==> flow/design.v <==
`timescale 1ns / 1ps
module change(
input clk,
input [9:0] n,
output reg[7:0]s1,
output reg[7:0]s2,
output reg[7:0]s3
    );
parameter zero = 8'b11000000;  
parameter one = 8'b11111001;   
parameter two = 8'b10100100;   
parameter three = 8'b10110000; 
parameter four = 8'b10011001;  
parameter five = 8'b10010010;  
parameter six = 8'b10000010;   
parameter seven = 8'b11111000; 
parameter eight = 8'b10000000; 
parameter nine = 8'b10010000;  
always@(posedge clk)begin
    case(n/100)
         0: s1<=zero;
         1: s1<=one;
         2: s1<=two;
         3: s1<=three;
         4: s1<=four;
         5: s1<=five;
         6: s1<=six;
         7: s1<=seven;
         8: s1<=eight;
         9: s1<=nine;
    endcase
    case((n-(n/100)*100)/10)
         0: s2<=zero;
         1: s2<=one;
         2: s2<=two;
         3: s2<=three;
         4: s2<=four;
         5: s2<=five;
         6: s2<=six;
         7: s2<=seven;
         8: s2<=eight;
         9: s2<=nine;
    endcase
    case(n-(n/100)*100-((n-(n/100)*100)/10)*10)
         0: s3<=zero;
         1: s3<=one;
         2: s3<=two;
         3: s3<=three;
         4: s3<=four;
         5: s3<=five;
         6: s3<=six;
         7: s3<=seven;
         8: s3<=eight;
         9: s3<=nine;
        endcase
end
endmodule
`timescale 1ns / 1ps
module turn(
input clk,rst,sw,
input [0:0]next,
input [3:0]n,  
output [9:0] num, 
output reg signed [31:0] n1,
output reg signed [31:0] n2,
output reg signed [31:0] n3,
output reg[7:0] show1,
output reg[7:0]show2,
output reg[7:0]show3
    );
reg [2:0]state,next_state;
parameter zero = 8'b11000000;  
parameter one = 8'b11111001;   
parameter two = 8'b10100100;   
parameter three = 8'b10110000; 
parameter four = 8'b10011001;  
parameter five = 8'b10010010;  
parameter six = 8'b10000010;   
parameter seven = 8'b11111000; 
parameter eight = 8'b10000000; 
parameter nine = 8'b10010000;  
parameter none=8'b11110111;
parameter start=3'b000;
parameter bai=3'b000;
parameter shi=3'b010;
parameter ge=3'b011;
reg [0:0]o;
reg flag1;
reg flag2;
reg e;
always@(posedge clk)
 if(n==12)e<=1'b1;
 else e<=1'b0;
wire [0:0]flag_out;
assign flag_out = (!flag2) && flag1;
always@(posedge clk)begin
	if(rst==1)begin
		flag1 <= 1'b0;
		flag2 <= 1'b0;
	end
	else begin
		flag1 <= e;
		flag2 <= flag1 ;
	end
end
always@(posedge clk)
    if(rst)begin   
        state<=bai;
    end
    else
    if(flag_out&&sw)
              state<=next_state;
always@(posedge clk)
    if(rst) next_state<=bai;
    else
    if(sw)
    case(state)
        bai:
            next_state<=shi;
        shi:
            next_state<=ge;
        ge:
            next_state<=bai;
    endcase
assign
 num=100*n1+10*n2+n3;
always@(posedge clk)
        if(rst)
        begin 
                n1<=0;
                n2<=0;
                n3<=0;
        end
        else if(sw)begin
        case(state)
                    bai:if(n<=9)n1<=n;
                    shi:if(n<=9)n2<=n;
                    ge:if(n<=9)n3<=n;
                endcase
        end       
always@(posedge clk)
    if(rst)
    begin    
        show1<=none;
        show2<=none;
        show3<=none;
    end
    else if(sw)
    begin
        case(n1)
            0: show1<=zero;
            1: show1<=one;
            2: show1<=two;
            3: show1<=three;
            4: show1<=four;
            5: show1<=five;
            6: show1<=six;
            7: show1<=seven;
            8: show1<=eight;
            9: show1<=nine;
        endcase
        case(n2)
            0: show2<=zero;
            1: show2<=one;
            2: show2<=two;
            3: show2<=three;
            4: show2<=four;
            5: show2<=five;
            6: show2<=six;
            7: show2<=seven;
            8: show2<=eight;
            9: show2<=nine;
        endcase
        case(n3)
            0: show3<=zero;
            1: show3<=one;
            2: show3<=two;
            3: show3<=three;
            4: show3<=four;
            5: show3<=five;
            6: show3<=six;
            7: show3<=seven;
            8: show3<=eight;
            9: show3<=nine;
               endcase
    end  
endmodule
`timescale 1ns / 1ps
module manager(
input clk,rst,rstk,sw,
input [0:0]next,
input [3:0]n,
input [2:0]mode,
input [9:0]moneyget,
input [9:0]timeget,
input swm,
input [0:0]nextt,
output reg[9:0]initial_money,
output reg [9:0]per_money,
output reg[9:0]num_of_park,
output reg[9:0]initial_vipmoney,
output reg [9:0]averagetime,
output reg[63:0]show
    );  
    reg nextti;
integer sumofcar;
reg [9:0]totaltime; 
reg [9:0]totalmoney;  
parameter set=3'b000;   
parameter ok=3'b001; 
parameter fail=3'b010;
parameter simoney=3'b011; 
parameter spmoney=3'b100; 
parameter snopark=3'b101;
parameter svmoney=3'b110;
parameter satime=3'b111;
parameter set_initial_money=3'b001;  
parameter set_per_money=3'b010;  
parameter set_initial_vipmoney=3'b011;  
parameter empty_park=3'b100;  
parameter set_park=3'b101;  
parameter show_money=3'b110;   
parameter zero = 8'b11000000;  
parameter one = 8'b11111001;   
parameter two = 8'b10100100;   
parameter three = 8'b10110000;
parameter four = 8'b10011001;  
parameter five = 8'b10010010;  
parameter six = 8'b10000010;   
parameter seven = 8'b11111000; 
parameter eight = 8'b10000000; 
parameter nine = 8'b10010000;  
parameter _A = 8'b10001000;    
parameter _B = 8'b10000011;    
parameter _C = 8'b11000110;    
parameter _D = 8'b10100001;    
parameter _E = 8'b10000110;    
parameter _F = 8'b10001110;    
parameter _G = 8'b11000010;    
parameter _H = 8'b10001001;    
parameter _I = 8'b11110000;    
parameter _J = 8'b11110001;    
parameter _K = 8'b10001010;    
parameter _L = 8'b11000111;    
parameter _M = 8'b11001000;    
parameter _N = 8'b10101011;    
parameter _O = 8'b10100011;    
parameter _P = 8'b10001100;    
parameter _Q = 8'b10011000;    
parameter _R = 8'b11001110;    
parameter _S = 8'b10110110;    
parameter _T = 8'b10000111;    
parameter _U = 8'b11000001;    
parameter _V = 8'b11100011;   
parameter _W = 8'b10000001;    
parameter _X = 8'b10011011;    
parameter _Y = 8'b10010001;    
parameter _Z = 8'b10100101;    
reg swt;
wire [9:0]num;
wire [3:0]n1t;
wire [3:0]n2t;
wire [3:0]n3t;
wire [7:0]show1t;
wire [7:0]show2t;
wire [7:0]show3t;
reg [2:0]state;
reg [2:0]next_state;
wire[7:0]im1;
wire[7:0]im2;
wire[7:0]im3;
wire[7:0]pm1;
wire[7:0]pm2;
wire[7:0]pm3;
wire[7:0]vim1;
wire[7:0]vim2;
wire[7:0]vim3;
wire[7:0]np1;
wire[7:0]np2;
wire[7:0]np3;
wire[7:0]at1;
wire[7:0]at2;
wire[7:0]at3;
turn t(.clk(clk),.rst(rstk),.sw(swt),.next(nextt),.n(n),.num(num),.n1(n1t),.n2(n2t),.n3(n3t),.show1(show1t),.show2(show2t),.show3(show3t));
change im(.clk(clk),.n(initial_money),.s1(im1),.s2(im2),.s3(im3));
change pm(.clk(clk),.n(per_money),.s1(pm1),.s2(pm2),.s3(pm3));
change vim(.clk(clk),.n(initial_vipmoney),.s1(vim1),.s2(vim2),.s3(vim3));
change np(.clk(clk),.n(num_of_park),.s1(np1),.s2(np2),.s3(np3));
change at(.clk(clk),.n(averagetime),.s1(at1),.s2(at2),.s3(at3));
reg e;
reg flag1;
reg flag2;
wire [0:0]flag_out;
always@(posedge clk)
 if(n==10)e<=1'b1;
 else e<=1'b0;
assign flag_out = (!flag2) && flag1;
always@(posedge clk)begin
	if(rst==1)begin
		flag1 <= 1'b0;
		flag2 <= 1'b0;
	end
	else begin
		flag1 <= e;
		flag2 <= flag1 ;
	end
end
reg flag11;
reg flag22;
wire [0:0]flag_out1;
assign flag_out1 = (!flag22) && flag11;
always@(posedge clk)begin
	if(rst==1)begin
		flag11 <= 1'b0;
		flag22 <= 1'b0;
	end
	else begin
		flag11 <= next;
		flag22 <= flag11 ;
	end
end
always@(posedge clk)    
      if(rst)
         begin
       if(mode==show_money)
            begin
               state<=simoney;
            end
            else begin 
              state<=set;
            end
       end
      else begin
         if(flag_out)begin
            state<=next_state;          
         end
      end
always@(posedge clk)
  if(rst)begin
  initial_money<=9;
          per_money<=5;        
          initial_vipmoney<=8;
          swt<=1'b1;
          num_of_park<=8;
          show<={8'b11111111,_M,_A,_N,_A,_G,_E,_R};    
end
  else 
  if(sw)begin    if(state==ok||state==fail)begin case(state)
   ok:
                                               show<={8'b11111111,_S,_U,_C,_C,_E,_S,_S};
                                           fail:
                                               show<={24'b11111111_11111111_11111111,_E,_R,_R,_O,_R};
                                               endcase
  end
  else if(sw)
                     case(mode)
                         set_initial_money:begin
                             show<={one,32'b11111111_11111111_11111111_11111111,show1t,show2t,show3t};
                             if(next&&num<20)
                             initial_money<=num;
                         end
                         set_per_money:begin
                             show<={two,32'b11111111_11111111_11111111_11111111,show1t,show2t,show3t}; 
                             if(next&&num<20)
                             per_money<=num;
                         end  
                         set_initial_vipmoney:begin
                             show<={three,32'b11111111_11111111_11111111_11111111,show1t,show2t,show3t}; 
                             if(next&&num<20)
                             initial_vipmoney<=num;
                         end
                         empty_park:
                             show<={four,16'b11111111_11111111,_E,_M,_P,_T,_Y}; 
                         set_park:begin
                             show<={five,32'b11111111_11111111_11111111_11111111,show1t,show2t,show3t};
                             if(next&&num<20)
                             num_of_park<=num;
                             end
                         show_money:
                               case(state)
                                          simoney:
                                              show<={one,one,one,16'b11111111_11111111,im1,im2,im3};
                                          spmoney:
                                              show<={two,two,two,16'b11111111_11111111,pm1,pm2,pm3}; 
                                          snopark:
                                              show<={three,three,three,16'b11111111_11111111,np1,np2,np3};
                                          svmoney:
                                              show<={four,four,four,16'b11111111_11111111,vim1,vim2,vim3};
                                          satime: 
                                              show<={seven,seven,seven,16'b11111111_11111111,at1,at2,at3};
                                          default:
                                          show<={one,one,one,16'b11111111_11111111,im1,im2,im3};
                                              endcase
                     endcase    
end
always@(posedge clk)      
    if(rst) next_state<=set;
    else
    begin
                   if(state==ok||state==fail)begin
                   next_state<=set;
                   end
                   else
                        case(mode)
                            set_initial_money:
                             if(num<20)
                                   next_state<=ok;
                                   else  next_state<=fail;
                            set_per_money:
                          if(num<20)
                                   next_state<=ok;
                              else  next_state<=fail;
                            set_initial_vipmoney:
                              if(num<20)
                                   next_state<=ok;
                                   else  next_state<=fail;
                            set_park:
                              if(num<20)
                                   next_state<=ok;
                                 else  next_state<=fail;
                            empty_park:
                                 next_state<=ok;
                            show_money:
                            case(state)
                            simoney:
                                 next_state<=spmoney;
                            spmoney:
                                 next_state<=snopark;
                            snopark:
                                 next_state<=svmoney;
                            svmoney:
                                 next_state<=satime;
                            default:
                                 next_state<= simoney;
                             endcase
                        endcase
                    end
always@(posedge clk)
  if(rst)begin
      totaltime<=0;
      totalmoney<=0;
      sumofcar<=0;
      averagetime<=0;
  end
  else if(swm)begin
      totaltime<=totaltime+timeget;
      totalmoney<=totalmoney+moneyget;
      sumofcar<=sumofcar+1;
      averagetime<=(sumofcar==0) ? 10'd0 : totaltime/sumofcar;
  end
endmodule
# Step by step through the tools: manager
# Each step is given for the RTL above and for the edited RTL.
# Lines under "orig" count in the file above, lines under "edited" in the edited file.
# "change" is "edited" less "orig", of the values as shown.
# Operators carry their Yosys type and port widths (W data, S select, Z words).
# Library cell names are shortened.
# The mark - stands for no value.
[inputs] design="manager" clk_port="clk" cell_library="sky130hd" pvt_corner="tt_025C_1v80"

# Diff
# Unified diff, file above to edited file.
# A script made this edit. It changes what the design does and was not meant as an optimisation.
# begin of diff
@@ -282,5 +282,13 @@
 wire[7:0]at2;
 wire[7:0]at3;
-turn t(.clk(clk),.rst(rstk),.sw(swt),.next(nextt),.n(n),.num(num),.n1(n1t),.n2(n2t),.n3(n3t),.show1(show1t),.show2(show2t),.show3(show3t));
+wire [3:0] n2t_m, n2t_s;
+wire [7:0] show3t_m, show3t_s;
+wire [7:0] show1t_m, show1t_s;
+turn t(.clk(clk),.rst(rstk),.sw(swt),.next(nextt),.n(n),.num(num),.n1(n1t),.n2(n2t_m),.n3(n3t),.show1(show1t_m),.show2(show2t),.show3(show3t_m));
+turn t_x (.clk(clk), .rst(rstk), .sw(swt), .next(~nextt), .n(n), .n2(n2t_s), .show1(show1t_s),
+    .show3(show3t_s));
+assign n2t = n2t_m ^ n2t_s;
+assign show3t = show3t_m ^ show3t_s;
+assign show1t = show1t_m ^ show1t_s;
 change im(.clk(clk),.n(initial_money),.s1(im1),.s2(im2),.s3(im3));
 change pm(.clk(clk),.n(per_money),.s1(pm1),.s2(pm2),.s3(pm3));
# end of diff

# Elaborated design
# Counts by Yosys on the flattened word-level netlist (proc, flatten, opt, wreduce; memories kept). Register bits leave out memories and registers merged into their read ports (data or address). Print and check cells are left out. Cells with the same type and inputs are merged into one.
[word_totals] item="regBits" orig=330 edited=360 change=30
[word_totals] item="latch_bits" orig=0 edited=0 change=0
[word_totals] item="mem_bits_rw" orig=0 edited=0 change=0
[word_totals] item="rom_bits" orig=0 edited=0 change=0
[word_totals] item="clocked_rd_ports_x_width" orig=0 edited=0 change=0
[word_totals] item="memories" orig=0 edited=0 change=0
[word_totals] item="in_bits" orig=34 edited=34 change=0
[word_totals] item="word_cells" orig=349 edited=388 change=39
[op_classes] item="addsub" orig=14 edited=14 change=0
[op_classes] item="mul" orig=12 edited=12 change=0
[op_classes] item="div_mod_pow" orig=11 edited=11 change=0
[op_classes] item="compare" orig=2 edited=2 change=0
[op_classes] item="equal" orig=180 edited=200 change=20
[op_classes] item="shift" orig=0 edited=0 change=0
[op_classes] item="muxes" orig=32 edited=35 change=3
[op_classes] item="logic" orig=1 edited=3 change=2
[op_classes] item="reduce_logical" orig=58 edited=66 change=8
[ops] operator="$eq A4 B3 Y1 const B" orig=12 edited=20 change=8
[ops] operator="$eq A4 B4 Y1 const B" orig=8 edited=12 change=4
[ops] operator="$eq A4 B2 Y1 const B" orig=6 edited=10 change=4
[ops] operator="$logic_not A32 Y1" orig=19 edited=21 change=2
[ops] operator="$pmux W8 S10" orig=18 edited=20 change=2
[ops] operator="$reduce_bool A10 Y1" orig=18 edited=20 change=2
[ops] operator="$eq A3 B2 Y1 const B" orig=6 edited=8 change=2
[ops] operator="$eq A4 B1 Y1 const B" orig=3 edited=5 change=2
[ops] operator="$reduce_and A2 Y1" orig=3 edited=5 change=2
[ops] operator="$xor A8 B8 Y8" orig=0 edited=2 change=2
[ops] operator="$pmux W3 S3" orig=2 edited=3 change=1
[ops] operator="$logic_not A3 Y1" orig=1 edited=2 change=1
[ops] operator="$reduce_bool A3 Y1" orig=1 edited=2 change=1
[ops] operator="$eq A32 B3 Y1 const B" orig=60 edited=60 change=0
[ops] operator="$eq A32 B2 Y1 const B" orig=30 edited=30 change=0
[ops] operator="$eq A32 B4 Y1 const B" orig=30 edited=30 change=0
[ops] operator="$eq A32 B1 Y1 const B" orig=15 edited=15 change=0
[ops] operator="$eq A3 B3 Y1 const B" orig=7 edited=7 change=0
[ops] operator="$div A10 B7 Y32 const B" orig=5 edited=5 change=0
[ops] operator="$div A32 B4 Y32 const B" orig=5 edited=5 change=0
[ops] operator="$mul A32 B3 Y31 const B" orig=5 edited=5 change=0
[ops] operator="$mul A32 B5 Y30 const B" orig=5 edited=5 change=0
[ops] operator="$sub A10 B32 Y32" orig=5 edited=5 change=0
[ops] operator="$sub A32 B32 Y32" orig=5 edited=5 change=0
[ops] operator="$reduce_and A4 Y1" orig=4 edited=4 change=0
[ops] operator="$logic_and A1 B1 Y1" orig=3 edited=3 change=0
[ops] operator="$add A10 B10 Y10" orig=2 edited=2 change=0
[ops] operator="$eq A3 B1 Y1 const B" orig=2 edited=2 change=0
# Not every row of either side is listed.

# Logic depth
# Depth = most cells in a row (Yosys ltp): at word level without a register or memory, in the mapped netlist without a sequential cell, where the memories' decode and read muxes count.
[depth] item="ltp_word" orig=8 edited=8 change=0
[depth] item="abc_area" orig="0" edited="0"
[depth] item="depth_mapped" orig=409 edited=420 change=11

# After synthesis
# The flow's flattened synthesis, as Yosys stat reports it; memories are mapped. The netlist is that of the ABC_AREA named above (0 if unset); the other value can give another one.
[mapped] item="cell_count" orig=9250 edited=9579 change=329
[mapped] item="synth_area_mm2" orig=0.0684294 edited=0.0697944 change=0.0013650
[mapped] item="flip_flops" orig=293 edited=320 change=27
[mapped] item="buf_cells" orig=321 edited=360 change=39
[by_type] type="nor2_1" orig=964 edited=1041 change=77
[by_type] type="nand2_1" orig=760 edited=812 change=52
[by_type] type="clkbuf_1" orig=235 edited=284 change=49
[by_type] type="nand3_1" orig=215 edited=255 change=40
[by_type] type="inv_1" orig=460 edited=493 change=33
[by_type] type="mux2_2" orig=137 edited=105 change=-32
[by_type] type="xnor2_1" orig=396 edited=427 change=31
[by_type] type="o21ai_0" orig=522 edited=552 change=30
[by_type] type="dfxtp_1" orig=185 edited=212 change=27
[by_type] type="a31oi_1" orig=113 edited=140 change=27
[by_type] type="xor2_1" orig=205 edited=185 change=-20
[by_type] type="o21bai_1" orig=97 edited=115 change=18
[by_type] type="o22ai_1" orig=33 edited=51 change=18
[by_type] type="o21ai_1" orig=38 edited=21 change=-17
[by_type] type="nand2b_1" orig=119 edited=135 change=16
[by_type] type="or2_2" orig=73 edited=89 change=16
[by_type] type="inv_2" orig=25 edited=11 change=-14
[by_type] type="nand4_1" orig=67 edited=79 change=12
# Not every row of either side is listed.
# By module: a second synthesis without flattening, with its own total; a netlist apart from the flattened one above.
[unflattened] item="cells_unflattened" orig=10282 edited=10560 change=278
[unflattened] item="area_unflattened_mm2" orig=0.075321 edited=0.0782863 change=0.0029653
# Rows give one instance, submodules left out.
[by_module_orig] mod="manager" instances=1 n_cells=5275 area_mm2=0.0374347
[by_module_orig] mod="change" instances=5 n_cells=926 area_mm2=0.0069429
[by_module_orig] mod="turn" instances=1 n_cells=377 area_mm2=0.0031718
[by_module_edited] mod="manager" instances=1 n_cells=5172 area_mm2=0.0372057
[by_module_edited] mod="change" instances=5 n_cells=926 area_mm2=0.0069429
[by_module_edited] mod="turn" instances=2 n_cells=379 area_mm2=0.0031831

# Worst setup path after synthesis
# Path of least setup slack by OpenSTA after synthesis, without wires, with an ideal clock, recovery checks aside; 20% of the period is set as input and as output delay. Where synthesis merged equal registers, the netlist keeps one of their names.
[synth_timing] item="kind" orig="flip-flop to flip-flop" edited="flip-flop to flip-flop"
[synth_timing] item="from" orig="reg sumofcar[0]" edited="reg sumofcar[31]"
[synth_timing] item="to" orig="reg averagetime[0]" edited="reg averagetime[0]"
[synth_timing] item="period_ns" orig=120.0 edited=120.0 change=0.0
[synth_timing] item="setup_time_ns" orig=0.134 edited=0.114 change=-0.020
[synth_timing] item="arrival_ns" orig=77.529 edited=80.524 change=2.995
[synth_timing] item="t_required_ns" orig=119.866 edited=119.886 change=0.020
[synth_timing] item="setup_slack_ns" orig=42.337 edited=39.362 change=-2.975
[synth_timing] item="path_delay_ns" orig=77.663 edited=80.638 change=2.975
[synth_timing] item="path_stages" orig=390 edited=405 change=15
[synth_timing] item="n_path_buf" orig=34 edited=41 change=7
[synth_timing] item="period_less_setup_slack_ns" orig=77.663 edited=80.638 change=2.975
# "path_delay_ns" = arrival - input delay + setup time.
# "path_stages" counts driving pins, that of a launching flip-flop among them; a cell with two outputs on the path counts twice.
# "period_less_setup_slack_ns" = period - worst setup slack (recovery checks aside). The figure is calculated, with input and output delays left at 20% of the set period.
# Between the ends stands the longest chain of elaborated cells between them, by number of cells; it is not shown to be the way that was timed. Of several equally long chains one is given.
# Each line given opens the expression or statement behind the cell; cells for indexed reads and writes are added by Yosys, which also makes memories of some case tables.
[synth_between_orig] cell_sequence="dfxtp_1 inv_1 ha_1 inv_1 nor3_1 nand3_1 nor2_1 ha_1 o21a_1 o21ai_0 or4_1 a21oi_1 ha_1 o21a_1 nor2_1 nand3b_1 nor2_1 ha_1 (+354 left out) a21o_1 a21o_1 a21o_1 a21o_1 a21o_1 a21oi_1 nor2b_1 o21ai_0 nand2b_1 a21o_1 a21o_1 a21o_1 a21o_1 a21oi_1 nor2b_1 o21ai_0 a211o_1 a211oi_1" elab_chain_len=2
[synth_rtl_orig] item="start, declared" line_no=206 rtl="integer sumofcar;"
[synth_rtl_orig] item="start, assigned" line_no=442 rtl="sumofcar<=0;"
[synth_rtl_orig] item="start, assigned" line_no=448 rtl="sumofcar<=sumofcar+1;"
[synth_rtl_orig] item="$div A10 B32 Y32" line_no=449 rtl="averagetime<=(sumofcar==0) ? 10'd0 : totaltime/sumofcar;"
[synth_rtl_orig] item="$mux W10" line_no=449
[synth_rtl_orig] item="end, assigned" line_no=443 rtl="averagetime<=0;"
[synth_rtl_orig] item="end, assigned" line_no=449
[synth_rtl_orig] item="end, declared" line_no=202 rtl="output reg [9:0]averagetime,"
[synth_between_edited] cell_sequence="dfxtp_1 nor4_2 and4_1 clkbuf_1 and4_1 clkbuf_1 and3_1 clkbuf_1 nand2_1 nor2_1 and3_1 ha_1 nor4b_1 nor2_1 nand2_1 nor3_1 ha_1 o21a_1 (+369 left out) a21o_1 a21o_1 a21o_1 a21o_1 a21o_1 a21o_1 a21o_1 a21o_1 a21oi_1 o21ai_0 a21oi_1 o21ai_0 a31oi_1 o21ai_0 a31o_2 a21oi_1 o21ai_0 a21o_1" elab_chain_len=2
[synth_rtl_edited] item="start, declared" line_no=206 rtl="integer sumofcar;"
[synth_rtl_edited] item="start, assigned" line_no=450 rtl="sumofcar<=0;"
[synth_rtl_edited] item="start, assigned" line_no=456 rtl="sumofcar<=sumofcar+1;"
[synth_rtl_edited] item="$div A10 B32 Y32" line_no=457 rtl="averagetime<=(sumofcar==0) ? 10'd0 : totaltime/sumofcar;"
[synth_rtl_edited] item="$mux W10" line_no=457
[synth_rtl_edited] item="end, assigned" line_no=451 rtl="averagetime<=0;"
[synth_rtl_edited] item="end, assigned" line_no=457
[synth_rtl_edited] item="end, declared" line_no=202 rtl="output reg [9:0]averagetime,"

# Worst path after layout
# From the final timing report of the runs of pair A: the path of least setup slack in the routed layout; clock arrival at registers is part of the times.
[layout_timing] item="kind" orig="flip-flop to flip-flop" edited="flip-flop to flip-flop"
[layout_timing] item="from" orig="reg sumofcar[13]" edited="reg sumofcar[31]"
[layout_timing] item="to" orig="reg averagetime[0]" edited="reg averagetime[0]"
[layout_timing] item="period_ns" orig=120.0 edited=120.0 change=0.0
[layout_timing] item="setup_time_ns" orig=0.16 edited=0.10 change=-0.06
[layout_timing] item="arrival_ns" orig=92.99 edited=99.55 change=6.56
[layout_timing] item="t_required_ns" orig=120.42 edited=120.48 change=0.06
[layout_timing] item="setup_slack_ns" orig=27.43 edited=20.93 change=-6.50
[layout_timing] item="path_stages" orig=374 edited=380 change=6
[layout_timing] item="n_path_buf" orig=16 edited=14 change=-2
# Between the ends stands the longest chain of elaborated cells between them, by number of cells; it is not shown to be the way that was timed. Of several equally long chains one is given.
[layout_between_orig] cell_sequence="dfxtp_1 or3_1 nor4_1 nand3_2 nor2_1 ha_1 o21a_1 o21ai_0 or4_1 a21oi_1 ha_1 o21a_1 nor2_1 nand3b_1 mux2i_1 inv_1 ha_1 o21ai_0 (+338 left out) a21o_1 a21o_1 a21o_1 a21o_1 a21o_1 a21oi_1 nor2b_1 o21ai_0 nand2b_1 a21o_1 a21o_1 a21o_1 a21o_1 a21oi_1 nor2b_1 o21ai_0 a211o_1 a211oi_1" elab_chain_len=2
[layout_rtl_orig] item="start, declared" line_no=206 rtl="integer sumofcar;"
[layout_rtl_orig] item="start, assigned" line_no=442 rtl="sumofcar<=0;"
[layout_rtl_orig] item="start, assigned" line_no=448 rtl="sumofcar<=sumofcar+1;"
[layout_rtl_orig] item="$div A10 B32 Y32" line_no=449 rtl="averagetime<=(sumofcar==0) ? 10'd0 : totaltime/sumofcar;"
[layout_rtl_orig] item="$mux W10" line_no=449
[layout_rtl_orig] item="end, assigned" line_no=443 rtl="averagetime<=0;"
[layout_rtl_orig] item="end, assigned" line_no=449
[layout_rtl_orig] item="end, declared" line_no=202 rtl="output reg [9:0]averagetime,"
[layout_between_edited] cell_sequence="dfxtp_1 nor4_2 and4_1 and4_1 and3_1 nand2_1 nor2_1 and3_1 ha_1 nor4b_1 nor2_1 nand2_1 nor3_1 ha_1 o21a_1 nor2_1 mux2_2 and3_1 (+344 left out) a21o_1 a21o_1 a21o_1 a21o_1 a21o_1 a21o_1 a21o_1 a21o_1 a21oi_1 o21ai_0 a21oi_1 o21ai_0 a31oi_1 o21ai_0 a31o_2 a21oi_1 o21ai_0 a21o_1" elab_chain_len=2
[layout_rtl_edited] item="start, declared" line_no=206 rtl="integer sumofcar;"
[layout_rtl_edited] item="start, assigned" line_no=450 rtl="sumofcar<=0;"
[layout_rtl_edited] item="start, assigned" line_no=456 rtl="sumofcar<=sumofcar+1;"
[layout_rtl_edited] item="$div A10 B32 Y32" line_no=457 rtl="averagetime<=(sumofcar==0) ? 10'd0 : totaltime/sumofcar;"
[layout_rtl_edited] item="$mux W10" line_no=457
[layout_rtl_edited] item="end, assigned" line_no=451 rtl="averagetime<=0;"
[layout_rtl_edited] item="end, assigned" line_no=457
[layout_rtl_edited] item="end, declared" line_no=202 rtl="output reg [9:0]averagetime,"

# Measured runs
# Runs of the flow (Yosys, OpenROAD) on both versions; the two runs of a pair have the same settings. The constraints put input and output delay at 20% of the set period each and load the outputs with 0.01 pF.
[flow_settings_pair_A] period_ns=120.0 CAP_MARGIN=20 CORE_MARGIN=2 CORE_UTILIZATION=40 SLEW_MARGIN=20
[results_pair_A] item="post_synth_area_mm2" orig=0.0684294 edited=0.0697944 change=0.0013650
[results_pair_A] item="design.die.area_mm2" orig=0.174398 edited=0.177844 change=0.003446
[results_pair_A] item="stdcell_area_mm2" orig=0.0733503 edited=0.074808 change=0.0014577
[results_pair_A] item="utilization_pct" orig=43.2 edited=43.1 change=-0.1
[results_pair_A] item="fin_ws_ns" orig=27.427 edited=20.927 change=-6.500
[results_pair_A] item="final_setup_tns_ns" orig=0.000 edited=0.000 change=0.000
[results_pair_A] item="fin_hold_ws_ns" orig=0.438 edited=0.445 change=0.007
[results_pair_A] item="achievedPeriod_ns" orig=92.573 edited=99.073 change=6.500
[flow_settings_pair_B] CELL_PAD_IN_SITES_GLOBAL_PLACEMENT=3 CORE_ASPECT_RATIO=0.73 CORE_UTILIZATION=40 GPL_ROUTABILITY_DRIVEN=0 PLACE_DENSITY_LB_ADDON=0.13 SETUP_SLACK_MARGIN=5.0 period_ns=134.0 CAP_MARGIN=20 CORE_MARGIN=2 SLEW_MARGIN=20
[results_pair_B] item="post_synth_area_mm2" orig=0.0684294 edited=0.0697944 change=0.0013650
[results_pair_B] item="design.die.area_mm2" orig=0.17444 edited=0.177885 change=0.003445
[results_pair_B] item="stdcell_area_mm2" orig=0.0738984 edited=0.0749606 change=0.0010622
[results_pair_B] item="utilization_pct" orig=43.6 edited=43.4 change=-0.2
[results_pair_B] item="fin_ws_ns" orig=38.627 edited=32.316 change=-6.311
[results_pair_B] item="final_setup_tns_ns" orig=0.000 edited=0.000 change=0.000
[results_pair_B] item="fin_hold_ws_ns" orig=0.446 edited=0.451 change=0.005
[results_pair_B] item="achievedPeriod_ns" orig=95.373 edited=101.684 change=6.311
# "achievedPeriod_ns" means the clock period less the worst setup slack. The figure is calculated, with input and output delays left at 20% of the set period.
